==> flow/design.v <==
module APB_Slave#( parameter DWIDTH = 32, AWIDTH = 5)            
(   input                                      PCLK,             
    input                                   PRESETn,             
    input                                     PSELx,             
    input                                   PENABLE,             
    input                        [AWIDTH-1:0] PADDR,             
    input                                    PWRITE,             
    input                       [DWIDTH-1:0] PWDATA,             
    output reg                  [DWIDTH-1:0] PRDATA,             
    output                                   PREADY,             
    output                                   PSLVERR             
);  
    localparam                  [2:0] IDLE   = 3'b000;           
    localparam                  [2:0] READY  = 3'b001;           
    localparam                  [2:0] READ   = 3'b010;           
    localparam                  [2:0] WRITE  = 3'b011;           
    localparam                  [2:0] ERROR  = 3'b100;           
    reg                           [2:0] current_state;           
    reg                           [2:0]    next_state;           
    reg           [DWIDTH-1:0] mem_arr[2**AWIDTH-1:0];           
    wire          [AWIDTH-1:0]           base_address;           
    wire                                   PADDR_VALID;          
always @(posedge PCLK,negedge PRESETn)
    if(!PRESETn)
        current_state <= IDLE;  
    else
        current_state <= next_state;  
always @(*)
begin
    case(current_state)  
        IDLE : 
                next_state <= PSELx? READY:IDLE;  
        READY: 
                next_state <= !PSELx?                IDLE   
                            : !PADDR_VALID?         ERROR  
                            : !PENABLE?             READY  
                            : !PWRITE?              READ
                            :                       WRITE; 
        WRITE: 
                next_state <= !PSELx?                IDLE   
                            : !PENABLE?             READY  
                            :                       WRITE; 
        READ : 
                next_state <= !PSELx?                IDLE   
                            : !PENABLE?             READY  
                            :                       READ;  
        ERROR: 
                next_state <= PSELx&!PADDR_VALID?   ERROR  
                            : PSELx?                READY  
                            :                       IDLE;  
        default:
                next_state <= IDLE;
    endcase
end
always @(posedge PCLK)
begin
    if(current_state==READY && PSELx && PENABLE && PWRITE)
        mem_arr[PADDR] <= PWDATA;
end
always @(*)
begin
    if(current_state==READY && PSELx && PENABLE && !PWRITE)
        PRDATA = mem_arr[PADDR];
    else
        PRDATA = {DWIDTH{1'b0}};
end
    assign base_address[AWIDTH-1:0] = 'b0;
    assign PADDR_VALID = (PADDR>base_address) || (PADDR<(2**AWIDTH-1+base_address));
    assign PREADY= (current_state==READY);
    assign PSLVERR= (current_state==ERROR);
endmodule
-- Tool chain data of APB_Slave
What the tools print for APB_Slave, step after step.
Lines are those of the file above, counted from 1.
Cell names lack the library's common part.
The mark -- stands for no value.
- design top: APB_Slave
- clock port: PCLK
- standard-cell library: sky130hd
- library corner: tt_025C_1v80

-- After elaboration
Counts by Yosys on the flattened word-level netlist (proc, flatten, opt, wreduce; memories kept). Register bits leave out memories and registers merged into their read ports (data or address); mux counts leave out enables and synchronous resets folded into registers. Print and check cells are left out. Cells with the same type and inputs are merged into one.
Memory sizes are those after Yosys's memory passes, which may raise the word count (mostly to a power of two), join words into wider ones and drop unused or constant bits.
- register bits: 3
- memory bits (writable): 1024
- memories at 1
- input bits: 42
- output and inout port bits at 34
- elaborated cells: 32
- memories (name ; words ; bits a word ; rd ports ; write ports ; RTL line ; source):
    mem_arr ; 32 ; 32 ; 1 ; 1 ; 20 ; reg           [DWIDTH-1:0] mem_arr[2**AWIDTH-1:0];
- noted magnitude comparators: 2
- noted eq/ne operators: 4
- noted muxes and demuxes: 15
- noted bitwise logic cells: 1
- reductions and logical operators at 8
- operators with widths (kind ; number):
    2-to-1 mux 32 bit ; 2
    case mux 3 bit (select 5 bit) ; 1
    2-to-1 mux 2 bit ; 5
    2-to-1 mux 3 bit ; 3
    equality test 3 x 2 -> 1 bit (second input constant) ; 2
    > comparator 5 x 1 -> 1 bit (second input constant) ; 1
    < comparator 5 bit (second input constant) ; 1
    2-to-1 mux 5 bit ; 1
    logical AND 1 bit ; 4
    equality test 3 x 1 -> 1 bit (second input constant) ; 1
    equality test 3 bit (second input constant) ; 1
    zero test 3 bit ; 1
    2-to-1 mux 1 bit ; 3
    zero test 1 bit ; 2
    AND 1 bit ; 1
    logical OR 1 bit ; 1

-- Depth
Depth = most cells in a row (Yosys ltp): at word level without a register or memory, in the mapped netlist without a sequential cell, where the memories' decode and read muxes count.
- depth in word-level cells: 6
- ABC_AREA at 1
- noted gate-level depth with buffers: 13

-- After synthesis
Yosys stat after the flow's synthesis: flattened, memories mapped to cells. It holds for the ABC_AREA given above (unset counts as 0); a run with the other value may have another netlist.
- mapped cells at 4019
- chip area (Yosys): 42376.9 µm²
- mapped flip-flops: 1029
- cells by type (type ; number):
    edfxtp_1 ; 1024
    nand2_1 ; 2599
    buf_2 ; 119
    nor2_1 ; 101
    clkbuf_1 ; 63
    nand3_1 ; 34
    a21oi_1 ; 32
    dfrtp_1 ; 4
    inv_1 ; 18
    nor3_2 ; 5
    buf_1 ; 9
    dfstp_2 ; 1
    buf_4 ; 2
    nor3_1 ; 2
    o21ai_0 ; 2
    inv_2 ; 2
    a31oi_1 ; 1
    conb_1 ; 1

-- Timing after synthesis
Source: OpenSTA report_checks on the synthesized netlist (no wires, ideal clock, input and output delay 20% of the period each), path of least setup slack; recovery checks are left aside. Register names are those of the netlist, which keeps one name where synthesis merged equal registers.
- kind: input -> register
- start: input PADDR[1]
- end: memory mem_arr[13][0]
- period at 5.5 ns
- external input delay: 1.100 ns
- setup time: 0.421 ns
- time at the first pin at 1.100 ns
- noted arrival time: 3.390 ns
- path slack at 1.689 ns
- noted delay of the path: 2.711 ns
- stages at 6
- period reached after synthesis: 3.811 ns
"delay of the path" = arrival - input delay + setup time.
"stages" counts driving pins, that of a launching flip-flop among them; a cell with two outputs on the path counts twice.
"period reached after synthesis" is the clock period less the worst setup slack; recovery checks do not enter. This is arithmetic on one report: input and output delays are still those of the set period (20% each).
Between the ends stands the longest chain of elaborated cells between them, by number of cells; it is not shown to be the way that was timed. Of several equally long chains one is given.
Each line given opens the expression or statement behind the cell; cells for indexed reads and writes are added by Yosys, which also makes memories of some case tables.
- path through: buf_2 > inv_2 > clkbuf_1 > buf_2 > nand3_1 > nor2_1
- cells in the longest elaborated chain: 1
- ends and longest elaborated chain, after synthesis (element ; RTL line ; source):
    start, declared ; 6 ; input                        [AWIDTH-1:0] PADDR,
    2-to-1 mux 5 bit ; 57 ; if(current_state==READY && PSELx && PENABLE && PWRITE)
    end, declared ; 20 ; reg           [DWIDTH-1:0] mem_arr[2**AWIDTH-1:0];

-- Worst path after layout
Path of least setup slack in the final report of run 1 (OpenROAD, finished layout, wires in). Where an end is a register, its clock arrival counts in the times.
- kind: input -> output
- start: input PADDR[0]
- end: output PRDATA[1]
- period at 5.93 ns
- external input delay: 1.19 ns
- time at the first pin at 1.19 ns
- noted arrival time: 4.38 ns
- path slack at 0.36 ns
- stages at 12
Between the ends stands the longest chain of elaborated cells between them, by number of cells; it is not shown to be the way that was timed. Of several equally long chains one is given.
The chain passes a memory read, where the word-level depth is cut; so it can be longer than that depth.
- path through: buf_2 > buf_2 > clkbuf_1 > nand2_1 > nand2_1 > nand2_1 > nand2_1 > nand2_1 > nand2_1 > nor2_1 > a21oi_1 > clkdlybuf4s50_1
- cells in the longest elaborated chain: 2
- ends and longest elaborated chain, after layout (element ; RTL line ; source):
    start, declared ; 6 ; input                        [AWIDTH-1:0] PADDR,
    memory read (32 x 32 bit) ; 20 ; reg           [DWIDTH-1:0] mem_arr[2**AWIDTH-1:0];
    2-to-1 mux 32 bit ; 62 ; if(current_state==READY && PSELx && PENABLE && !PWRITE)
    end, declared ; 9 ; output reg                  [DWIDTH-1:0] PRDATA,

Wiki page: APB_Slave / flow data

Stored flow runs of APB_Slave (3 of them; Yosys, OpenROAD, sky130hd). They differ in their settings and are not a sequence. Constraints: input delay and output delay 20% of the set period each, output load 0.01 pF.
"time of the worst setup path" is the time allowed to the run's worst setup path (the clock period less input and output delay, where it has them) less its slack. Clock arrival times count: a late capture clock shortens it, a late launch clock lengthens it.
"power": no workload was simulated; the value follows from the tool's default switching activity.

Run 1

==> flow/run.sh <==
#!/bin/bash
# the make line also repeats the synthesis and layout settings of config.mk as NAME=value (left out here)
make -C /OpenROAD-flow-scripts/flow DESIGN_CONFIG=/design/flow/config.mk WORK_HOME=/design/flow/orfs CLKGATE_MAP_FILE= finish
==> flow/config.mk <==
export PLATFORM = sky130hd
export DESIGN_NAME = APB_Slave
export DESIGN_NICKNAME = APB_Slave
export VERILOG_FILES = /design/flow/design.v
export SDC_FILE = /design/flow/constraint.sdc
export NUM_CORES = 4
export LEC_CHECK = 0
export ABC_AREA = 1
export CAP_MARGIN = 20
export CELL_PAD_IN_SITES_DETAIL_PLACEMENT = 1
export CELL_PAD_IN_SITES_GLOBAL_PLACEMENT = 2
export CORE_ASPECT_RATIO = 1.49
export CORE_MARGIN = 2
export CORE_UTILIZATION = 37
export CTS_CLUSTER_SIZE = 46
export GPL_TIMING_DRIVEN = 0
export HOLD_SLACK_MARGIN = -0.06
export MAX_ROUTING_LAYER = met4
export PLACE_DENSITY_LB_ADDON = 0.24
export SETUP_SLACK_MARGIN = 0.27
export SLEW_MARGIN = 30
export TNS_END_PERCENT = 30
==> flow/constraint.sdc <==
create_clock -name core_clock -period 5.93 [get_ports {PCLK}]
set_input_delay 1.1860 -clock core_clock [delete_from_list [all_inputs] [get_ports {PCLK}]]
set_output_delay 1.1860 -clock core_clock [all_outputs]
set_load 0.01 [all_outputs]

Measured in run 1:
- noted the setup TNS: 0.000 ns
- time of the worst setup path: 3.20 ns
- class of the worst setup path: input -> output
- noted the die outline area: 117309.0 µm²
- area of the standard cells in the finished layout: 50365.8 µm²
- power at 0.015597 W
- noted the synthesis area: 42376.9 µm²
- noted the lowest hold slack: 0.531 ns
- setup slack of the worst path at 0.362 ns

Run 2

==> flow/run.sh <==
#!/bin/bash
# the make line also repeats the synthesis and layout settings of config.mk as NAME=value (left out here)
make -C /OpenROAD-flow-scripts/flow DESIGN_CONFIG=/design/flow/config.mk WORK_HOME=/design/flow/orfs CLKGATE_MAP_FILE= finish
==> flow/config.mk <==
export PLATFORM = sky130hd
export DESIGN_NAME = APB_Slave
export DESIGN_NICKNAME = APB_Slave
export VERILOG_FILES = /design/flow/design.v
export SDC_FILE = /design/flow/constraint.sdc
export NUM_CORES = 4
export LEC_CHECK = 0
export ABC_AREA = 0
export CAP_MARGIN = 25
export CELL_PAD_IN_SITES_DETAIL_PLACEMENT = 2
export CORE_ASPECT_RATIO = 0.65
export CORE_MARGIN = 2
export CORE_UTILIZATION = 60
export CTS_CLUSTER_SIZE = 26
export GPL_TIMING_DRIVEN = 0
export MIN_ROUTING_LAYER = met2
export SLEW_MARGIN = 20
==> flow/constraint.sdc <==
create_clock -name core_clock -period 9.49 [get_ports {PCLK}]
set_input_delay 1.8980 -clock core_clock [delete_from_list [all_inputs] [get_ports {PCLK}]]
set_output_delay 1.8980 -clock core_clock [all_outputs]
set_load 0.01 [all_outputs]

Run 2: stopped before the end: placement reported DPL-0033.

Run 3

==> flow/run.sh <==
#!/bin/bash
# the make line also repeats the synthesis and layout settings of config.mk as NAME=value (left out here)
make -C /OpenROAD-flow-scripts/flow DESIGN_CONFIG=/design/flow/config.mk WORK_HOME=/design/flow/orfs CLKGATE_MAP_FILE= finish
==> flow/config.mk <==
export PLATFORM = sky130hd
export DESIGN_NAME = APB_Slave
export DESIGN_NICKNAME = APB_Slave
export VERILOG_FILES = /design/flow/design.v
export SDC_FILE = /design/flow/constraint.sdc
export NUM_CORES = 4
export LEC_CHECK = 0
export ABC_AREA = 1
export CAP_MARGIN = 20
export CELL_PAD_IN_SITES_DETAIL_PLACEMENT = 1
export CORE_ASPECT_RATIO = 0.52
export CORE_MARGIN = 2
export CORE_UTILIZATION = 37
export CTS_CLUSTER_SIZE = 46
export GPL_TIMING_DRIVEN = 0
export MAX_ROUTING_LAYER = met5
export PLACE_DENSITY_LB_ADDON = 0.24
export SETUP_SLACK_MARGIN = 0.27
export SLEW_MARGIN = 35
==> flow/constraint.sdc <==
create_clock -name core_clock -period 7.5 [get_ports {PCLK}]
set_input_delay 1.5000 -clock core_clock [delete_from_list [all_inputs] [get_ports {PCLK}]]
set_output_delay 1.5000 -clock core_clock [all_outputs]
set_load 0.01 [all_outputs]

Measured in run 3:
- noted the setup TNS: 0.000 ns
- time of the worst setup path: 4.26 ns
- class of the worst setup path: input -> output
- noted the die outline area: 117400.0 µm²
- area of the standard cells in the finished layout: 49998.0 µm²
- power at 0.011724 W
- noted the synthesis area: 42376.9 µm²
- noted the lowest hold slack: 0.522 ns
- setup slack of the worst path at 0.240 ns
